==> flow/design.v <==
`timescale 1ns / 1ps
module multiplier(    Rs, Rm, result  );
parameter N = 32; 
output wire[N-1:0] result;
input wire[N-1:0] Rs;
input wire[N-1:0] Rm;
assign result = Rm*Rs;
endmodule
`timescale 1ns / 1ps
module reg_sync(in_address_1,in_address_2,in_address_3,
						out_data_1,out_data_2,out_data_3,
						write_address_1, write_address_2,
						write_data_1, write_data_2,
						write_enable_1, write_enable_2,
						read_enable_1, read_enable_2, read_enable_3,
						rst, clk );
parameter N = 32;			  
reg [N-1:0] R [15:0];	 
input [3:0]in_address_1;
input [3:0]in_address_2;
input [3:0]in_address_3;
output reg [N-1:0]out_data_1;
output reg [N-1:0]out_data_2;
output reg [N-1:0]out_data_3;
input [3:0] write_address_1;
input[N-1:0] write_data_1;
input [3:0] write_address_2;
input[N-1:0] write_data_2;
input clk;
input rst;
input write_enable_1;
input write_enable_2;
input read_enable_1;
input read_enable_2;
input read_enable_3;
integer i;
always@(posedge clk) begin
	if (rst) begin
		for (i = 0; i < 16; i = i + 1)
			R[i] <= 0;
		out_data_1 <= 0;
		out_data_2 <= 0;
		out_data_3 <= 0;
	end else begin
		if (read_enable_1 == 1)
		out_data_1 <= R[in_address_1];
		if (read_enable_2 == 1)
		out_data_2 <= R[in_address_2];
		if (read_enable_3 == 1)
		out_data_3 <= R[in_address_3];
		if (write_enable_1 == 1) R[write_address_1] <= write_data_1;
		if (write_enable_2 == 1) R[write_address_2] <= write_data_2;
	end
end
endmodule 
`timescale 1ns / 1ps
module main_sync(clk, rst, ld_we, ld_addr, ld_data, start, a_addr, b_addr, c_addr,
		count, ready, done, result, rd_addr, rd_data);
parameter N = 32;
input clk;
input rst;
input ld_we;
input [3:0] ld_addr;
input [N-1:0] ld_data;
input start;
input [3:0] a_addr;
input [3:0] b_addr;
input [3:0] c_addr;
input [3:0] count;
output ready;
output reg done;
output [N-1:0] result;
input [3:0] rd_addr;
output [N-1:0] rd_data;
localparam IDLE = 2'd0, FIRST = 2'd1, MUL = 2'd2, WB = 2'd3;
reg [1:0] state;
reg [3:0] cnt;
reg [3:0] dst;
reg [N-1:0] reg_C;
wire [N-1:0] reg_A;
wire [N-1:0] reg_B;
wire [N-1:0] product;
wire go = (state == IDLE) && start;
reg_sync register(.in_address_1(a_addr), .in_address_2(b_addr), .in_address_3(rd_addr),
		.out_data_1(reg_A), .out_data_2(reg_B), .out_data_3(rd_data),
		.write_address_1(ld_addr), .write_address_2(dst),
		.write_data_1(ld_data), .write_data_2(reg_C),
		.write_enable_1(ld_we && (state == IDLE) && !start), .write_enable_2(state == WB),
		.read_enable_1(go), .read_enable_2(go), .read_enable_3(1'b1),
		.rst(rst), .clk(clk));
multiplier mult(.Rm(reg_A), .Rs((state == FIRST) ? reg_B : reg_C), .result(product));
assign ready = (state == IDLE);
assign result = reg_C;
always @(posedge clk) begin
	if (rst) begin
		state <= IDLE;
		cnt <= 0;
		dst <= 0;
		reg_C <= 0;
		done <= 0;
	end else begin
		done <= 0;
		case (state)
		IDLE: if (start) begin
			cnt <= count;
			dst <= c_addr;
			state <= FIRST;
		end
		FIRST: begin
			if (cnt == 0) begin
				reg_C <= reg_B;
				state <= WB;
			end else begin
				reg_C <= product;
				cnt <= cnt - 1;
				state <= (cnt == 1) ? WB : MUL;
			end
		end
		MUL: begin
			reg_C <= product;
			cnt <= cnt - 1;
			if (cnt == 1) state <= WB;
		end
		WB: begin
			state <= IDLE;
			done <= 1;
		end
		endcase
	end
end
endmodule
=== From RTL to reports: main_sync ===
The steps from the RTL of main_sync to its reports follow in flow order.
Lines are those of the file above, counted from 1.
Cell names lack the library's common part.
The mark -- stands for no value.

* Top module: main_sync
* Clock input: clk
* Library: sky130hd
* Timing corner: tt_025C_1v80

=== Elaborated design ===
Yosys after proc, flatten, opt, wreduce and memory -nomap, before mapping. Memory bits, and registers merged into a memory's read port (data or address), are not among the register bits. Print and check cells are not counted. Equal cells are merged and count once.
Memory sizes are those after Yosys's memory passes, which may raise the word count (mostly to a power of two), join words into wider ones and drop unused or constant bits.

* Register bits after elaboration: 43
* Word-level cells: 55
* Memories: 1
* RAM bits: 512

{| class="wikitable"
|+ Memories
! name !! depth !! bits a word !! line !! source
|-
| register.R || 16 || 32 || 18 || <nowiki>reg [N-1:0] R [15:0];</nowiki>
|}

* Reduce/logical cells: 13
* Multiply operators: 1
* Equal/unequal tests: 7
* Mux-type cells: 27
* $add $sub $neg: 1

{| class="wikitable"
|+ Operators by type and width
! operator !! number
|-
| 32-bit by 32-bit multiplier with 32-bit output || 1
|-
| 32-bit 2-to-1 mux || 7
|-
| 32-bit case mux with 2-bit select || 1
|-
| 32-bit OR reduction || 1
|-
| 4-bit 2-to-1 mux || 7
|-
| 4-bit case mux with 3-bit select || 1
|-
| 2-bit case mux with 4-bit select || 1
|-
| 1-bit 2-to-1 mux || 8
|-
| 2-bit != test (second input constant) || 3
|-
| 3-bit AND reduction || 2
|-
| 2-bit == test (second input constant) || 2
|-
| 4-bit by 1-bit subtractor with 4-bit output (second input constant) || 1
|-
| 4-bit by 1-bit == test with 1-bit output (second input constant) || 1
|-
| 4-bit zero test || 1
|-
| 4-bit nonzero test || 1
|-
| 2-bit 2-to-1 mux || 2
|-
| 1-bit logical AND || 3
|-
| 3-bit nonzero test || 1
|-
| 2-bit by 1-bit == test with 1-bit output (second input constant) || 1
|-
| 2-bit zero test || 1
|-
| 2-bit AND reduction || 1
|-
| 2-bit nonzero test || 1
|-
| 1-bit zero test || 1
|}

=== Longest topological paths ===
Longest topological path by Yosys (ltp), each cell counted once; first at word level (registers and memories cut), then after technology mapping (sequential cells cut; the memories' decode and read muxes count).

* Depth after elaboration: 6
* ABC_AREA: 0
* Depth in mapped cells: 31
* Depth with buffers taken out: 27

=== Synthesis result ===
Yosys stat after the flow's synthesis: flattened, memories mapped to cells. It holds for the ABC_AREA given above (unset counts as 0); a run with the other value may have another netlist.

{| class="wikitable"
|+ Cells by type
! cell !! number !! area in all (µm²)
|-
| edfxtp_1 || 512 || 1.54E+04
|-
| mux4_2 || 480 || 1.08E+04
|-
| fa_1 || 408 || 8.17E+03
|-
| dfxtp_1 || 141 || 2.82E+03
|-
| nor2_1 || 564 || 2117.03
|-
| and2_1 || 305 || 1908.08
|-
| nand2_1 || 420 || 1.58E+03
|-
| ha_1 || 125 || 1564
|-
| inv_1 || 384 || 1.44E+03
|-
| clkbuf_1 || 274 || 1.03E+03
|-
| xnor2_1 || 64 || 560.538
|-
| a21oi_1 || 101 || 505.485
|-
| mux2i_1 || 38 || 380.365
|-
| nor2b_1 || 43 || 269.008
|-
| mux2_2 || 19 || 213.955
|-
| buf_1 || 47 || 176.419
|-
| a311oi_1 || 20 || 175.168
|-
| nand2b_1 || 28 || 175.168
|}

Other cell types: 46; their cells: 166.

* Flip-flop cells: 653
* Sequential area: 0.0181975 mm²
* Cell count: 4139
* Chip area (Yosys): 0.0505535 mm²
* Buffers: 330

By module: a second synthesis without flattening, with its own total; a netlist apart from the flattened one above.

* Cell total of the unflattened synthesis: 5366
* Area (unflattened synthesis): 0.0550465 mm²

Rows give one instance, submodules left out.

{| class="wikitable"
|+ Modules
! module !! area (mm²) !! times used !! sequential area (mm²) !! cells
|-
| reg_sync || 0.0368191 || 1 || 0.0172966 || 3373
|-
| multiplier || 0.0158139 || 1 || 0 || 1742
|-
| main_sync || 0.0024136 || 1 || 0.0009009 || 251
|}

=== Timing after synthesis ===
Source: OpenSTA report_checks on the synthesized netlist (no wires, ideal clock, input and output delay 20% of the period each), path of least setup slack; recovery checks are left aside. Register names are those of the netlist, which keeps one name where synthesis merged equal registers.

* Path type: flip-flop to flip-flop
* Start: reg state
* End: reg reg_C[29]
* Setup slack: 2283 ps
* Library setup time: 86 ps
* Stages on the path: 30
* Launch time at the first pin: 0 ps
* Arrival: 7631 ps
* Delay of the path: 7717 ps
* Period: 10000 ps
* Data required time: 9914 ps
* Synthesis period reached: 7717 ps

"delay of the path" is the arrival time less input delay plus setup time.
"stages on the path" counts driving pins, that of a launching flip-flop among them; a cell with two outputs on the path counts twice.
"synthesis period reached" = period - worst setup slack (recovery checks aside). The figure is calculated, with input and output delays left at 20% of the set period.
An end named without its bit number is one bit of that signal or, where synthesis recoded a state register, one of its new flip-flops.
The rows between start and end are the longest chain of elaborated cells between them; the timing report does not say that the signal goes this way. Where chains are equally long, one stands for them.
Each line given opens the expression or statement behind the cell; cells for indexed reads and writes are added by Yosys, which also makes memories of some case tables.
A register here has more assigning lines than the two given.

* Cell sequence: dfxtp_1 -> buf_6 -> buf_12 -> mux2_2 -> clkbuf_1 -> clkbuf_1 -> and2_1 -> fa_1 -> inv_1 -> fa_1 -> fa_1 -> fa_1 -> inv_1 -> fa_1 -> inv_1 -> fa_1 -> inv_1 -> fa_1 -> fa_1 -> ha_1 -> a21o_1 -> a21o_1 -> a221oi_1 -> o21ai_1 -> a311o_1 -> a2111oi_0 -> a21oi_1 -> xor2_1 -> nand2_1 -> a211oi_1
* Cells in the longest elaborated chain: 5
* Elaborated cells between the ends (all ways): 7
* Classes of those cells: 1 x mul; 2 x eq/ne; 3 x mux; 1 x reduce/logical

{| class="wikitable"
|+ RTL lines, path after synthesis
! item !! line !! source
|-
| from (decl) || 76 || <nowiki>reg [1:0] state;</nowiki>
|-
| from (assign) || 96 || <nowiki>state <= IDLE;</nowiki>
|-
| from (assign) || 116 || <nowiki>state <= (cnt == 1) ? WB : MUL;</nowiki>
|-
| 2-bit by 1-bit == test with 1-bit output || 91 ||
|-
| 32-bit 2-to-1 mux || 91 ||
|-
| 32-bit by 32-bit multiplier with 32-bit output || 7 || <nowiki>assign result = Rm*Rs;</nowiki>
|-
| 32-bit 2-to-1 mux || 110 || <nowiki>if (cnt == 0) begin</nowiki>
|-
| 32-bit case mux with 2-bit select || 103 || <nowiki>case (state)</nowiki>
|-
| to (assign) || 111 || <nowiki>reg_C <= reg_B;</nowiki>
|-
| to (assign) || 114 ||
|-
| to (decl) || 79 || <nowiki>reg [N-1:0] reg_C;</nowiki>
|}

=== Worst path after layout ===
Path of least setup slack in the final report of run A (OpenROAD, finished layout, wires in). Where an end is a register, its clock arrival counts in the times.
The report prints the path's times to 10 ps; the period is as set.

* Path type: flip-flop to flip-flop
* Start: reg state
* End: reg reg_C[30]
* Data required time: 10490 ps
* Period: 10000 ps
* Library setup time: 110 ps
* Arrival: 8930 ps
* Launch time at the first pin: 620 ps
* Stages on the path: 25
* Setup slack: 1560 ps

An end named without its bit number is one bit of that signal or, where synthesis recoded a state register, one of its new flip-flops.
The rows between start and end are the longest chain of elaborated cells between them; the timing report does not say that the signal goes this way. Where chains are equally long, one stands for them.
A register here has more assigning lines than the two given.

* Cell sequence: dfxtp_2 -> mux2_2 -> and2_1 -> fa_1 -> inv_1 -> fa_1 -> fa_1 -> fa_1 -> inv_1 -> fa_1 -> inv_1 -> fa_1 -> inv_1 -> fa_1 -> fa_1 -> ha_1 -> and3_1 -> o211a_1 -> o21a_1 -> a311oi_1 -> o221ai_1 -> o41ai_1 -> mux2i_1 -> nand2_1 -> a311oi_1
* Cells in the longest elaborated chain: 5
* Elaborated cells between the ends (all ways): 7
* Classes of those cells: 1 x mul; 2 x eq/ne; 3 x mux; 1 x reduce/logical

{| class="wikitable"
|+ RTL lines, path post-layout
! item !! line !! source
|-
| from (decl) || 76 || <nowiki>reg [1:0] state;</nowiki>
|-
| from (assign) || 96 || <nowiki>state <= IDLE;</nowiki>
|-
| from (assign) || 116 || <nowiki>state <= (cnt == 1) ? WB : MUL;</nowiki>
|-
| 2-bit by 1-bit == test with 1-bit output || 91 ||
|-
| 32-bit 2-to-1 mux || 91 ||
|-
| 32-bit by 32-bit multiplier with 32-bit output || 7 || <nowiki>assign result = Rm*Rs;</nowiki>
|-
| 32-bit 2-to-1 mux || 110 || <nowiki>if (cnt == 0) begin</nowiki>
|-
| 32-bit case mux with 2-bit select || 103 || <nowiki>case (state)</nowiki>
|-
| to (assign) || 111 || <nowiki>reg_C <= reg_B;</nowiki>
|-
| to (assign) || 114 ||
|-
| to (decl) || 79 || <nowiki>reg [N-1:0] reg_C;</nowiki>
|}

Subject: main_sync on sky130hd, stored results

Hello all,

5 stored runs of main_sync in the flow (synthesis by Yosys, layout by OpenROAD, sky130hd cells), in arbitrary order. Constraints: input delay and output delay 20% of the set period each, output load 0.01 pF.
"period achieved": clock period set for the run, less the worst setup slack. It is reckoned from that one timing run; input and output delays stay at 20% of the period that was set.
"worst path time" means the part of the period allowed to the worst setup path (the constraints hold back 20% at inputs and 20% at outputs) less its slack; where the path has registers, the arrival times of their clocks count too.
"worst path time" is known to 10 ps.

=== Run A ===
{| class="wikitable"
! Setting !! Value
|-
| CORE_UTILIZATION || 40
|-
| period_ns || 10.0
|-
| CAP_MARGIN || 20
|-
| CORE_MARGIN || 2
|-
| SLEW_MARGIN || 20
|-
! Result !! Value
|-
| Chip area after synthesis (Yosys) || 0.0505535 mm²
|-
| Full die area || 0.129244 mm²
|-
| Standard-cell area after layout || 0.0556909 mm²
|-
| Utilization after routing || 0.444
|-
| Smallest setup slack || 1561 ps
|-
| Period achieved || 8439 ps
|-
| Worst path time || 8440 ps
|-
| Type of the worst setup path || flip-flop to flip-flop
|}

=== Run B ===
{| class="wikitable"
! Setting !! Value
|-
| ABC_AREA || 0
|-
| CAP_MARGIN || 10
|-
| CELL_PAD_IN_SITES_DETAIL_PLACEMENT || 0
|-
| CORE_UTILIZATION || 43
|-
| CTS_CLUSTER_DIAMETER || 294
|-
| CTS_CLUSTER_SIZE || 90
|-
| HOLD_SLACK_MARGIN || 0.07
|-
| MAX_ROUTING_LAYER || met4
|-
| PLACE_DENSITY_LB_ADDON || 0.09
|-
| SLEW_MARGIN || 35
|-
| TNS_END_PERCENT || 25
|-
| period_ns || 10.5
|-
| CORE_MARGIN || 2
|-
! Result !! Value
|-
| Chip area after synthesis (Yosys) || 0.0505535 mm²
|-
| Full die area || 0.120326 mm²
|-
| Standard-cell area after layout || 0.0537165 mm²
|-
| Utilization after routing || 0.462
|-
| Smallest setup slack || 2076 ps
|-
| Period achieved || 8424 ps
|-
| Worst path time || 8420 ps
|-
| Type of the worst setup path || flip-flop to flip-flop
|}

=== Run C ===
{| class="wikitable"
! Setting !! Value
|-
| CELL_PAD_IN_SITES_DETAIL_PLACEMENT || 1
|-
| CORE_UTILIZATION || 43
|-
| CTS_CLUSTER_DIAMETER || 294
|-
| PLACE_DENSITY_LB_ADDON || 0.09
|-
| SETUP_SLACK_MARGIN || 0.95
|-
| SLEW_MARGIN || 35
|-
| TNS_END_PERCENT || 90
|-
| period_ns || 9.67
|-
| CAP_MARGIN || 20
|-
| CORE_MARGIN || 2
|-
! Result !! Value
|-
| Chip area after synthesis (Yosys) || 0.0505535 mm²
|-
| Full die area || 0.120326 mm²
|-
| Standard-cell area after layout || 0.0559249 mm²
|-
| Utilization after routing || 0.481
|-
| Smallest setup slack || 1267 ps
|-
| Period achieved || 8403 ps
|-
| Worst path time || 8400 ps
|-
| Type of the worst setup path || flip-flop to flip-flop
|}

=== Run D ===
{| class="wikitable"
! Setting !! Value
|-
| ABC_AREA || 0
|-
| CAP_MARGIN || 10
|-
| CELL_PAD_IN_SITES_DETAIL_PLACEMENT || 0
|-
| CORE_UTILIZATION || 43
|-
| CTS_CLUSTER_DIAMETER || 294
|-
| CTS_CLUSTER_SIZE || 31
|-
| GPL_ROUTABILITY_DRIVEN || 0
|-
| HOLD_SLACK_MARGIN || 0.07
|-
| MAX_ROUTING_LAYER || met5
|-
| PLACE_DENSITY_LB_ADDON || 0.09
|-
| SLEW_MARGIN || 35
|-
| TNS_END_PERCENT || 25
|-
| period_ns || 10.5
|-
| CORE_MARGIN || 2
|-
! Result !! Value
|-
| Chip area after synthesis (Yosys) || 0.0505535 mm²
|-
| Full die area || 0.120326 mm²
|-
| Standard-cell area after layout || 0.0541232 mm²
|-
| Utilization after routing || 0.465
|-
| Smallest setup slack || 2061 ps
|-
| Period achieved || 8439 ps
|-
| Worst path time || 8440 ps
|-
| Type of the worst setup path || flip-flop to flip-flop
|}

=== Run E ===
{| class="wikitable"
! Setting !! Value
|-
| CORE_UTILIZATION || 40
|-
| SETUP_SLACK_MARGIN || 0.15
|-
| period_ns || 8.56
|-
| CAP_MARGIN || 20
|-
| CORE_MARGIN || 2
|-
| SLEW_MARGIN || 20
|-
! Result !! Value
|-
| Chip area after synthesis (Yosys) || 0.0505535 mm²
|-
| Full die area || 0.129244 mm²
|-
| Standard-cell area after layout || 0.0560625 mm²
|-
| Utilization after routing || 0.446
|-
| Smallest setup slack || 394 ps
|-
| Period achieved || 8166 ps
|-
| Worst path time || 8170 ps
|-
| Type of the worst setup path || flip-flop to flip-flop
|}

Thanks
